==> flow/design.v <==
`timescale 1ns / 1ps
module xbip_dsp48_macro_0 (
    input wire                 CLK,
    input wire                 CE,
    input wire signed  [7:0]   A,
    input wire signed  [7:0]   B,
    input wire signed  [30:0]  C,
    output wire signed [31:0]  P
);
assign P = A * B + C;
endmodule
`timescale 1ns / 1ps
module MAC(
    input wire rstn_i,
    input wire clk_i,
    input wire dsp_enable_i,
    input wire dsp_valid_i,
    input wire signed [7:0] dsp_input_i,
    input wire signed [7:0] dsp_weight_i,
    output wire valid_o_d,
    output reg done_o,
    output wire signed [31:0] dsp_output_o
);
reg signed [30:0] partial_sum;     
reg signed [31:0] dsp_output;
wire signed [31:0] dsp_temp;
wire dsp_valid_o;
reg [1:0] dsp_valid_delay;
assign dsp_output_o = dsp_output;
assign dsp_valid_o = dsp_valid_delay[0];
assign valid_o_d = dsp_valid_delay[1];
always @(posedge clk_i or negedge rstn_i) begin
    if (!rstn_i) begin
        partial_sum <= 0;
    end else if (valid_o_d) begin
        partial_sum <= 0;
    end else begin
        partial_sum <= $signed ({dsp_temp[31],dsp_temp[29:0]});
    end 
end
always @(posedge clk_i or negedge rstn_i) begin
    if (!rstn_i) begin
        dsp_valid_delay <=0;
    end
    else begin
        dsp_valid_delay[0] <= dsp_valid_i;
        dsp_valid_delay[1] <= dsp_valid_delay[0];
    end
end
always @(posedge clk_i or negedge rstn_i) begin    
    if(!rstn_i) begin
        dsp_output <= 0;
        done_o <= 0;
    end
    else if (dsp_valid_o) begin
        dsp_output <= dsp_temp;
        done_o <= 1;
    end
    else begin
        dsp_output <=0;
        done_o <= 0;
    end
end 
xbip_dsp48_macro_0 DSP_for_MAC (
    .CLK(clk_i),              
    .CE(dsp_enable_i),        
    .A(dsp_input_i),          
    .B(dsp_weight_i),         
    .C(partial_sum),          
    .P(dsp_temp)              
);
endmodule
module Quantize
#(
    parameter WIDTH_INPUT       = 32, 
    parameter WIDTH_OUTPUT      = 8,
    parameter NUM_CALCULATE     = 8,
    parameter SCALIING_FACTOR   = 2408, 
    parameter QUANTIZE_BIT      = 8
)
(
    input wire                              clk_i,           
    input wire                              rstn_i,          
    input wire                              i_q_en,          
    input wire signed   [WIDTH_INPUT-1:0]   din_i,           
    output wire signed  [WIDTH_OUTPUT-1:0]  o_qout,          
    output wire                             o_qvalid,        
    output wire                             done_o           
);
    localparam LOCAL_COUNTER = $clog2(NUM_CALCULATE);  
    reg         [LOCAL_COUNTER-1:0] rCnt;                
    reg signed  [WIDTH_INPUT-1:0]   rScaled;             
    reg signed  [WIDTH_OUTPUT-1:0]  rClipped;            
    reg     rEn_delay;                                   
    reg     q_valid;                                     
    reg     q_done;                                      
    always @(posedge clk_i) begin
        if (!rstn_i) begin
            rEn_delay <= 0;                        
        end else begin
            rEn_delay <= i_q_en;                   
        end
    end
    always @(posedge clk_i or negedge rstn_i) begin
        if (!rstn_i) begin
            rScaled <= 0;                           
        end else if(din_i >= 0) begin
            rScaled <= (din_i + SCALIING_FACTOR / 2) / SCALIING_FACTOR;  
        end else begin
            rScaled <= (din_i - SCALIING_FACTOR / 2) / SCALIING_FACTOR;  
        end
    end
    always @(posedge clk_i) begin
        if (!rstn_i) begin
            q_valid <= 0;                          
            q_done  <= 0;                          
        end else if (rEn_delay) begin
            q_valid <= 1;                          
        end else if (rCnt == NUM_CALCULATE-2) begin
            q_done  <= 1;                           
        end else if (rCnt == NUM_CALCULATE-1) begin
            q_done  <= 0;                           
            q_valid <= 0;                          
        end
    end
    always @(posedge clk_i) begin
        if (!rstn_i) begin
            rCnt    <= 0;                              
        end else if(q_valid) begin
            rCnt <= rCnt + 1;                       
        end else begin
            rCnt <= 0;                              
        end
    end
    always @(posedge clk_i or negedge rstn_i) begin
        if (!rstn_i) begin
            rClipped <= 0;                          
        end else if (q_valid | rEn_delay) begin
            case(rScaled[QUANTIZE_BIT:QUANTIZE_BIT-1])
                2'b01:  begin
                    rClipped <= {(QUANTIZE_BIT-1){1'b1}};  
                end
                2'b10:  begin
                    rClipped <= {1'b1,{(QUANTIZE_BIT-1){1'b0}}};  
                end
                default:    begin
                    rClipped <= rScaled[QUANTIZE_BIT-1:0];  
                end
            endcase
        end else begin
            rClipped <= 0;                          
        end
    end    
    assign o_qvalid = q_valid;                     
    assign done_o   = q_done;                        
    assign o_qout   = rClipped;                      
endmodule
module Dequantize
#(
    parameter WIDTH_INPUT       = 32,
    parameter WIDTH_OUTPUT      = 32,
    parameter SCALIING_FACTOR_X = 2408,   
    parameter SCALIING_FACTOR_Y = 134,    
    parameter NUM_COUNTER_BIT   = 3,
    parameter NUM_CALCULATE     = 4
)
(
    input wire  clk_i,                               
    input wire  rstn_i,                              
    input wire signed   [WIDTH_INPUT-1:0]   din_i,   
    input wire  valid_i,                             
    output wire valid_o,                             
    output wire done_o,                              
    output wire signed  [WIDTH_OUTPUT-1:0]  dout_o   
);
    reg         [NUM_COUNTER_BIT-1:0]   rCnt;            
    reg signed  [WIDTH_OUTPUT-1:0]      rScaled;         
    reg         q_done;                                  
    reg [1:0]   valid_delay;                             
    always @(posedge clk_i or negedge rstn_i) begin
        if (!rstn_i) begin
            rScaled <= 0;
        end else begin
            rScaled <= din_i * SCALIING_FACTOR_X * SCALIING_FACTOR_Y; 
        end
    end
    always @(posedge clk_i or negedge rstn_i) begin
        if (!rstn_i) begin
            q_done <= 0;
        end else if (rCnt == NUM_CALCULATE-2) begin
            q_done <= 1;
        end else if (rCnt == NUM_CALCULATE-1) begin
            q_done <= 0;
        end
    end
    always @(posedge clk_i or negedge rstn_i) begin
        if (!rstn_i) begin
            rCnt <= 0;
        end else if (valid_o) begin
            rCnt <= rCnt + 1;
        end else begin
            rCnt <= 0;
        end
    end
    always @(posedge clk_i or negedge rstn_i) begin
        if (!rstn_i) begin
            valid_delay <= 0;
        end else begin
            valid_delay[0] <= valid_i;
            valid_delay[1] <= valid_delay[0];
        end
    end
    assign done_o = q_done;
    assign valid_o = valid_delay[1];
    assign dout_o = rScaled;
endmodule
module top(
    input wire                  clk_i,           
    input wire                  rstn_i,          
    input wire                  start_i,         
    input wire signed   [31:0]  vector_x_i,      
    input wire signed   [31:0]  quant_w_i,       
    output wire                 done_o,          
    output wire signed  [31:0]  dout_o           
);
wire quantize_done;                        
wire dequantize_done;                      
wire signed [7:0]   quantized_data;          
wire signed [31:0]  mac_out [3:0];           
reg signed  [31:0]  mac_o [3:0];             
wire valid;                                
wire mac_done;                             
wire [3:0] mac_done_w;                     
assign mac_done = mac_done_w[0];
reg q_valid;                               
reg [31:0] q_in;                           
Quantize #(
    .WIDTH_INPUT(32), 
    .WIDTH_OUTPUT(8),
    .NUM_CALCULATE(8),                     
    .SCALIING_FACTOR(2408),                
    .QUANTIZE_BIT(8) 
) quantize_inst (
    .clk_i(clk_i),                         
    .rstn_i(rstn_i),                       
    .i_q_en(start_i),                      
    .din_i(vector_x_i),                    
    .o_qout(quantized_data),               
    .o_qvalid(valid),                      
    .done_o(quantize_done)                 
);
genvar i;
generate 
    for (i = 0; i < 4; i = i + 1) begin : mac_gen
        MAC mymac(
            .clk_i(clk_i),                 
            .rstn_i(rstn_i),               
            .dsp_enable_i(valid),          
            .dsp_valid_i(quantize_done),   
            .dsp_input_i(quantized_data),  
            .dsp_weight_i(quant_w_i[32-1-8*i:32-8*(i+1)]),  
            .done_o(mac_done_w[i]),        
            .dsp_output_o(mac_out[i])      
        );
        always @(posedge clk_i or negedge rstn_i) begin
            if (!rstn_i) begin
                mac_o[i] <= 0;             
            end else if (mac_done) begin
                mac_o[i] <= mac_out[i];    
            end
        end
    end
endgenerate
Dequantize #(
    .WIDTH_INPUT(32),                      
    .WIDTH_OUTPUT(32), 
    .SCALIING_FACTOR_X(2408), 
    .SCALIING_FACTOR_Y(134),
    .NUM_COUNTER_BIT(3),                   
    .NUM_CALCULATE(4) 
) dequantize_inst (
    .clk_i(clk_i),                         
    .rstn_i(rstn_i),                       
    .din_i(q_in),                          
    .valid_i(q_valid),                     
    .done_o(dequantize_done),              
    .dout_o(dout_o)                        
);
reg [1:0] qCnt;                            
always @(posedge clk_i or negedge rstn_i) begin
    if (!rstn_i) begin
        qCnt <= 0;                         
    end else if (q_valid) begin
        qCnt <= qCnt + 1;                  
    end
end
always @(posedge clk_i or negedge rstn_i) begin
    if (!rstn_i) begin
        q_valid <= 0;                      
    end else if (mac_done) begin
        q_valid <= 1;                      
    end else if (qCnt == 3) begin
        q_valid <= 0;                      
    end
end
always @(posedge clk_i or negedge rstn_i) begin
    if (!rstn_i) begin
        q_in <= 0;                         
    end else if (q_valid) begin
        q_in <= mac_o[qCnt];               
    end else begin
        q_in <= 0;                         
    end
end
assign done_o = dequantize_done ? 1 : 0;   
endmodule
# From RTL to reports: top
# Module top before and after one edit of its RTL, step after step.
# Lines under "before" count in the file above, lines under "after" in the edited file.
# "diff" is "after" less "before", of the values as shown; "rel_change_pct" is that difference over "before", in percent.
# Cell names lack the library's common part.
# Not given: n/a
# setup
top	top
clock	clk_i
lib	sky130hd
lib_corner	tt_025C_1v80

# Edit of the RTL
# Unified diff, file above to edited file.
# A script made this edit. It changes what the design does and was not meant as an optimisation.
# begin of diff
@@ -62,4 +62,5 @@
     end
 end 
+wire signed [31:0] dsp_temp_0, dsp_temp_1;
 xbip_dsp48_macro_0 DSP_for_MAC (
     .CLK(clk_i),              
@@ -68,6 +69,9 @@
     .B(dsp_weight_i),         
     .C(partial_sum),          
-    .P(dsp_temp)              
-);
+    .P(dsp_temp_0)              
+);
+xbip_dsp48_macro_0 DSP_for_MAC_twin (.CLK(clk_i), .CE(dsp_enable_i), .A(~dsp_input_i),
+    .B(dsp_weight_i), .C(partial_sum), .P(dsp_temp_1));
+assign dsp_temp = dsp_temp_0 ^ dsp_temp_1;
 endmodule
 module Quantize
# end of diff

# Elaborated design
# Counts by Yosys on the flattened word-level netlist (proc, flatten, opt, wreduce). Print and check cells are left out. Cells with the same type and inputs are merged into one.
# classes
element	before	after	diff	rel_change_pct
n_mul	6	10	4	66.67
reduce_and_logical	8	8	0	0.00
eq_ne	10	10	0	0.00
bitwise	2	7	5	250.00
muxes	24	24	0	0.00
cmp	1	1	0	0.00
addsub	9	13	4	44.44
div	2	2	0	0.00
# ops
cell	before	after	diff	rel_change_pct
32-bit by 31-bit adder with 32-bit output	4	8	4	100.00
8-bit by 8-bit multiplier with 16-bit output	4	8	4	100.00
32-bit XOR	0	4	4	n/a
8-bit NOT	0	1	1	n/a
1-bit 2-to-1 mux	10	10	0	0.00
32-bit 2-to-1 mux	5	5	0	0.00
31-bit 2-to-1 mux	4	4	0	0.00
2-bit nonzero test	4	4	0	0.00
2-bit == test (second input constant)	3	3	0	0.00
2-bit AND reduction	3	3	0	0.00
3-bit by 1-bit adder with 3-bit output (second input constant)	2	2	0	0.00
32-bit by 13-bit divider with 32-bit output (second input constant)	2	2	0	0.00
2-bit by 1-bit == test with 1-bit output (second input constant)	2	2	0	0.00
3-bit by 2-bit == test with 1-bit output (second input constant)	2	2	0	0.00
3-bit == test (second input constant)	2	2	0	0.00
2-bit by 1-bit adder with 2-bit output (second input constant)	1	1	0	0.00
32-bit by 12-bit adder with 32-bit output (second input constant)	1	1	0	0.00
32-bit by 1-bit >= comparator with 1-bit output (second input constant)	1	1	0	0.00
2-bit zero test	1	1	0	0.00
29-bit by 8-bit multiplier with 28-bit output (second input constant)	1	1	0	0.00
32-bit by 10-bit multiplier with 29-bit output (second input constant)	1	1	0	0.00
3-bit 2-to-1 mux	1	1	0	0.00
8-bit 2-to-1 mux	1	1	0	0.00
9-bit 2-to-1 mux	1	1	0	0.00
2-bit by 1-bit != test with 1-bit output (second input constant)	1	1	0	0.00
1-bit NOT	1	1	0	0.00
1-bit bitwise OR	1	1	0	0.00
32-bit parallel mux with 4-bit select	1	1	0	0.00
# Not every row of either side is listed.
# bits
element	before	after	diff	rel_change_pct
inputBits	67	67	0	0.00
register_bits	481	481	0	0.00
out_inout_bits	33	33	0	0.00

# Depth
# Depth = most cells in a row (Yosys ltp): at word level without a register or memory, in the mapped netlist without a sequential cell, where the memories' decode and read muxes count.
# depth
element	before	after	diff	rel_change_pct
word_depth	4	5	1	25.00
abc_area	0	0	n/a	n/a
ltp_mapped	98	88	-10	-10.20

# Synthesis result
# Yosys stat after the flow's synthesis: flattened, memories mapped to cells. It holds for the ABC_AREA given above (unset counts as 0); a run with the other value may have another netlist.
# synth_totals
element	before	after	diff	rel_change_pct
ffs	426	422	-4	-0.94
area_mm2	0.0454961	0.0593332	0.0138371	30.41
cell_count	4864	6357	1493	30.69
# types
cell_type	before	after	diff	rel_change_pct
a21o_1	42	382	340	809.52
ha_1	442	666	224	50.68
fa_1	307	531	224	72.96
inv_1	516	733	217	42.05
xnor2_1	264	474	210	79.55
nor2b_1	124	281	157	126.61
nand2b_1	45	129	84	186.67
xor2_1	110	178	68	61.82
clkbuf_1	119	176	57	47.90
o21bai_1	159	107	-52	-32.70
o21ai_0	128	151	23	17.97
nand3_1	69	50	-19	-27.54
and2_1	318	331	13	4.09
nand4_1	31	18	-13	-41.94
nand2_1	307	319	12	3.91
nor2_1	200	189	-11	-5.50
nor3_1	67	77	10	14.93
o211ai_1	43	34	-9	-20.93
# Not every row of either side is listed.
# The figures by module come from a second, unflattened synthesis with its own total; it is not the netlist above.
# unflattened
element	before	after	diff	rel_change_pct
hier_cells	5830	8142	2312	39.66
hier_area_mm2	0.0577742	0.0806211	0.0228469	39.55
# Each row is one instance without its submodules.
# modules_before
module	mod_area_mm2	n_inst	mod_seq_area_mm2	n_cells
xbip_dsp48_macro_0	0.005429	4	0	538
Quantize	0.0138508	1	0.0005455	1904
MAC	0.0020858	4	0.0016266	135
Dequantize	0.0072232	1	0.0008508	734
top	0.0066414	1	0.0040789	500
# modules_after
module	mod_area_mm2	n_inst	mod_seq_area_mm2	n_cells
xbip_dsp48_macro_0	0.005429	8	0	538
Quantize	0.0138508	1	0.0005455	1904
MAC	0.0023685	4	0.0016266	175
Dequantize	0.0072232	1	0.0008508	734
top	0.0066414	1	0.0040789	500

# Timing after synthesis
# Source: OpenSTA report_checks on the synthesized netlist (no wires, ideal clock, input and output delay 20% of the period each), path of least setup slack; recovery checks are left aside. Register names are those of the netlist, which keeps one name where synthesis merged equal registers.
# synth_timing
element	before	after	diff	rel_change_pct
path_kind	input to register	input to register	n/a	n/a
startpoint	input port vector_x_i[31]	input port vector_x_i[31]	n/a	n/a
endpoint	register quantize_inst.rScaled[6]	register quantize_inst.rScaled[6]	n/a	n/a
path_delay_ns	19.953	19.238	-0.715	-3.58
arrival_time_ns	26.473	25.758	-0.715	-2.70
input_delay_ns	6.600	6.600	0.000	0.00
stages	89	85	-4	-4.49
clock_period_ns	33.0	33.0	0.0	0.00
path_slack_ns	6.447	7.162	0.715	n/a
t_first_pin_ns	6.600	6.600	0.000	0.00
synth_period_reached_ns	26.553	25.838	-0.715	-2.69
# "path_delay_ns" is the arrival time less input delay plus setup time.
# "stages": output pins that drive a net of the path, with the launching flip-flop's if there is one; two outputs of one cell count as two.
# "synth_period_reached_ns" = period - worst setup slack (recovery checks aside). The figure is calculated, with input and output delays left at 20% of the set period.
# The rows between start and end are the longest chain of elaborated cells between them; the timing report does not say that the signal goes this way. Where chains are equally long, one stands for them.
# A line is the first line of the expression or statement that the cell stems from. Yosys adds cells for indexed reads and writes and turns some case tables into memories.
# At most two assigning lines are given for a register; there are more.
# synth_between_before
cell_sequence	clkbuf_1 > ha_1 > buf_2 > a21oi_2 > o211ai_1 > a221oi_2 > nand2_1 > xnor2_1 > o211a_2 > nand4bb_1 > nor4_4 > o311ai_2 > and2_1 > o21ai_1 > xor2_1 > buf_2 > o311a_2 > a21oi_4 > [... 53 more ...] > mux2i_1 > xor2_1 > o21ba_2 > o21ai_4 > a21oi_4 > clkbuf_1 > o21ai_1 > o31ai_1 > a31o_1 > nand2_1 > nand2_1 > o211ai_1 > o21ai_0 > a21oi_1 > ha_1 > and3_1 > a21oi_1 > xnor2_1
elab_chain_cells	3
# synth_lines_before
element	line_no	rtl
start, declared	221	input wire signed   [31:0]  vector_x_i,
32-bit by 12-bit subtractor with 32-bit output	110	rScaled <= (din_i - SCALIING_FACTOR / 2) / SCALIING_FACTOR;
32-bit by 13-bit divider with 32-bit output	110
9-bit 2-to-1 mux	107	end else if(din_i >= 0) begin
end, assigned	108	rScaled <= (din_i + SCALIING_FACTOR / 2) / SCALIING_FACTOR;
end, assigned	110
end, declared	92	reg signed  [WIDTH_INPUT-1:0]   rScaled;
# synth_between_after
cell_sequence	clkbuf_1 > ha_1 > buf_4 > a21o_1 > a221o_1 > a21o_1 > or3_1 > a222oi_1 > and2_1 > buf_4 > a31oi_1 > xnor2_1 > a21oi_1 > or4_4 > or4_4 > a2bb2oi_2 > a31oi_4 > or2_1 > [... 49 more ...] > o21a_1 > o311ai_1 > and3_1 > buf_4 > a21oi_2 > or3_4 > a21oi_2 > o32ai_4 > a21boi_4 > o21ai_1 > a221oi_1 > nor2_1 > o41ai_1 > a32o_1 > ha_1 > nand2_1 > o21ai_0 > xnor2_1
elab_chain_cells	3
# synth_lines_after
element	line_no	rtl
start, declared	225	input wire signed   [31:0]  vector_x_i,
32-bit by 12-bit subtractor with 32-bit output	114	rScaled <= (din_i - SCALIING_FACTOR / 2) / SCALIING_FACTOR;
32-bit by 13-bit divider with 32-bit output	114
9-bit 2-to-1 mux	111	end else if(din_i >= 0) begin
end, assigned	112	rScaled <= (din_i + SCALIING_FACTOR / 2) / SCALIING_FACTOR;
end, assigned	114
end, declared	96	reg signed  [WIDTH_INPUT-1:0]   rScaled;

# Timing after layout
# Path of least setup slack in the final report of the runs of pair 1 (OpenROAD, finished layout, wires in). Where an end is a register, its clock arrival counts in the times.
# layout_timing
element	before	after	diff	rel_change_pct
path_kind	input to register	input to register	n/a	n/a
startpoint	input port vector_x_i[31]	input port vector_x_i[31]	n/a	n/a
endpoint	register quantize_inst.rScaled[8]	register quantize_inst.rScaled[8]	n/a	n/a
clock_period_ns	33.0	33.0	0.0	0.00
input_delay_ns	6.60	6.60	0.00	0.00
t_first_pin_ns	6.60	6.60	0.00	0.00
arrival_time_ns	31.30	31.04	-0.26	-0.83
path_slack_ns	2.16	2.46	0.30	n/a
stages	81	76	-5	-6.17
# The rows between start and end are the longest chain of elaborated cells between them; the timing report does not say that the signal goes this way. Where chains are equally long, one stands for them.
# At most two assigning lines are given for a register; there are more.
# layout_between_before
cell_sequence	clkdlybuf4s50_1 > buf_4 > inv_1 > fa_1 > nand2b_1 > a211oi_2 > nor2_1 > xor2_1 > or3b_1 > nor4_1 > nand2_1 > nor4_4 > o311ai_2 > a211oi_2 > or2_1 > mux2_4 > a211oi_1 > a31oi_1 > [... 45 more ...] > o31a_2 > mux2i_1 > xor2_1 > o21ba_2 > o21ai_4 > a21oi_4 > mux4_2 > a21oi_1 > and3_1 > o211ai_1 > a21oi_1 > nand3b_4 > nand2_1 > a21oi_1 > ha_1 > and3_1 > a21oi_1 > xnor2_1
elab_chain_cells	3
# layout_lines_before
element	line_no	rtl
start, declared	221	input wire signed   [31:0]  vector_x_i,
32-bit by 12-bit subtractor with 32-bit output	110	rScaled <= (din_i - SCALIING_FACTOR / 2) / SCALIING_FACTOR;
32-bit by 13-bit divider with 32-bit output	110
9-bit 2-to-1 mux	107	end else if(din_i >= 0) begin
end, assigned	108	rScaled <= (din_i + SCALIING_FACTOR / 2) / SCALIING_FACTOR;
end, assigned	110
end, declared	92	reg signed  [WIDTH_INPUT-1:0]   rScaled;
# layout_between_after
cell_sequence	clkdlybuf4s50_1 > inv_1 > ha_1 > and4_1 > a221o_1 > a21o_1 > or3_1 > a222oi_1 > nand4_1 > o41a_1 > xnor2_1 > a211o_1 > a21oi_1 > o21ai_2 > nand2_1 > a22o_1 > a2111oi_0 > a22oi_1 > [... 40 more ...] > xnor2_1 > o21a_1 > o311ai_1 > and3_1 > a21oi_2 > or3_4 > a21oi_2 > o32ai_4 > a21boi_4 > o21ai_1 > a221oi_1 > nor2_1 > o41ai_1 > a32o_1 > ha_1 > nand2_1 > o21ai_0 > xnor2_1
elab_chain_cells	3
# layout_lines_after
element	line_no	rtl
start, declared	225	input wire signed   [31:0]  vector_x_i,
32-bit by 12-bit subtractor with 32-bit output	114	rScaled <= (din_i - SCALIING_FACTOR / 2) / SCALIING_FACTOR;
32-bit by 13-bit divider with 32-bit output	114
9-bit 2-to-1 mux	111	end else if(din_i >= 0) begin
end, assigned	112	rScaled <= (din_i + SCALIING_FACTOR / 2) / SCALIING_FACTOR;
end, assigned	114
end, declared	96	reg signed  [WIDTH_INPUT-1:0]   rScaled;

# Measured runs
# Runs of the flow (Yosys, OpenROAD) on both versions; the two runs of a pair have the same settings. The constraints put input and output delay at 20% of the set period each and load the outputs with 0.01 pF.
# settings_pair_1
period_ns	33.0
CAP_MARGIN	20
CORE_MARGIN	2
CORE_UTILIZATION	40
SLEW_MARGIN	20
# results_pair_1
element	before	after	diff	rel_change_pct
tns_ns	0.000	0.000	0.000	n/a
ys_area_mm2	0.0454961	0.0593332	0.0138371	30.41
worst_setup_slack_ns	2.162	2.460	0.298	n/a
total_die_area_mm2	0.116455	0.15143	0.034975	30.03
final_cell_area_mm2	0.0496038	0.0638875	0.0142837	28.80
timing.hold.ws_ns	0.346	0.338	-0.008	n/a
# settings_pair_2
CORE_MARGIN	9
CORE_UTILIZATION	19
CTS_CLUSTER_SIZE	74
MIN_ROUTING_LAYER	met2
PLACE_DENSITY	0.44
SLEW_MARGIN	25
period_ns	32.1
CAP_MARGIN	20
# results_pair_2
element	before	after	diff	rel_change_pct
tns_ns	0.000	0.000	0.000	n/a
ys_area_mm2	0.0454961	0.0593332	0.0138371	30.41
worst_setup_slack_ns	1.887	1.988	0.101	n/a
total_die_area_mm2	0.257394	0.332721	0.075327	29.27
final_cell_area_mm2	0.0519586	0.0667891	0.0148305	28.54
timing.hold.ws_ns	0.337	0.355	0.018	n/a
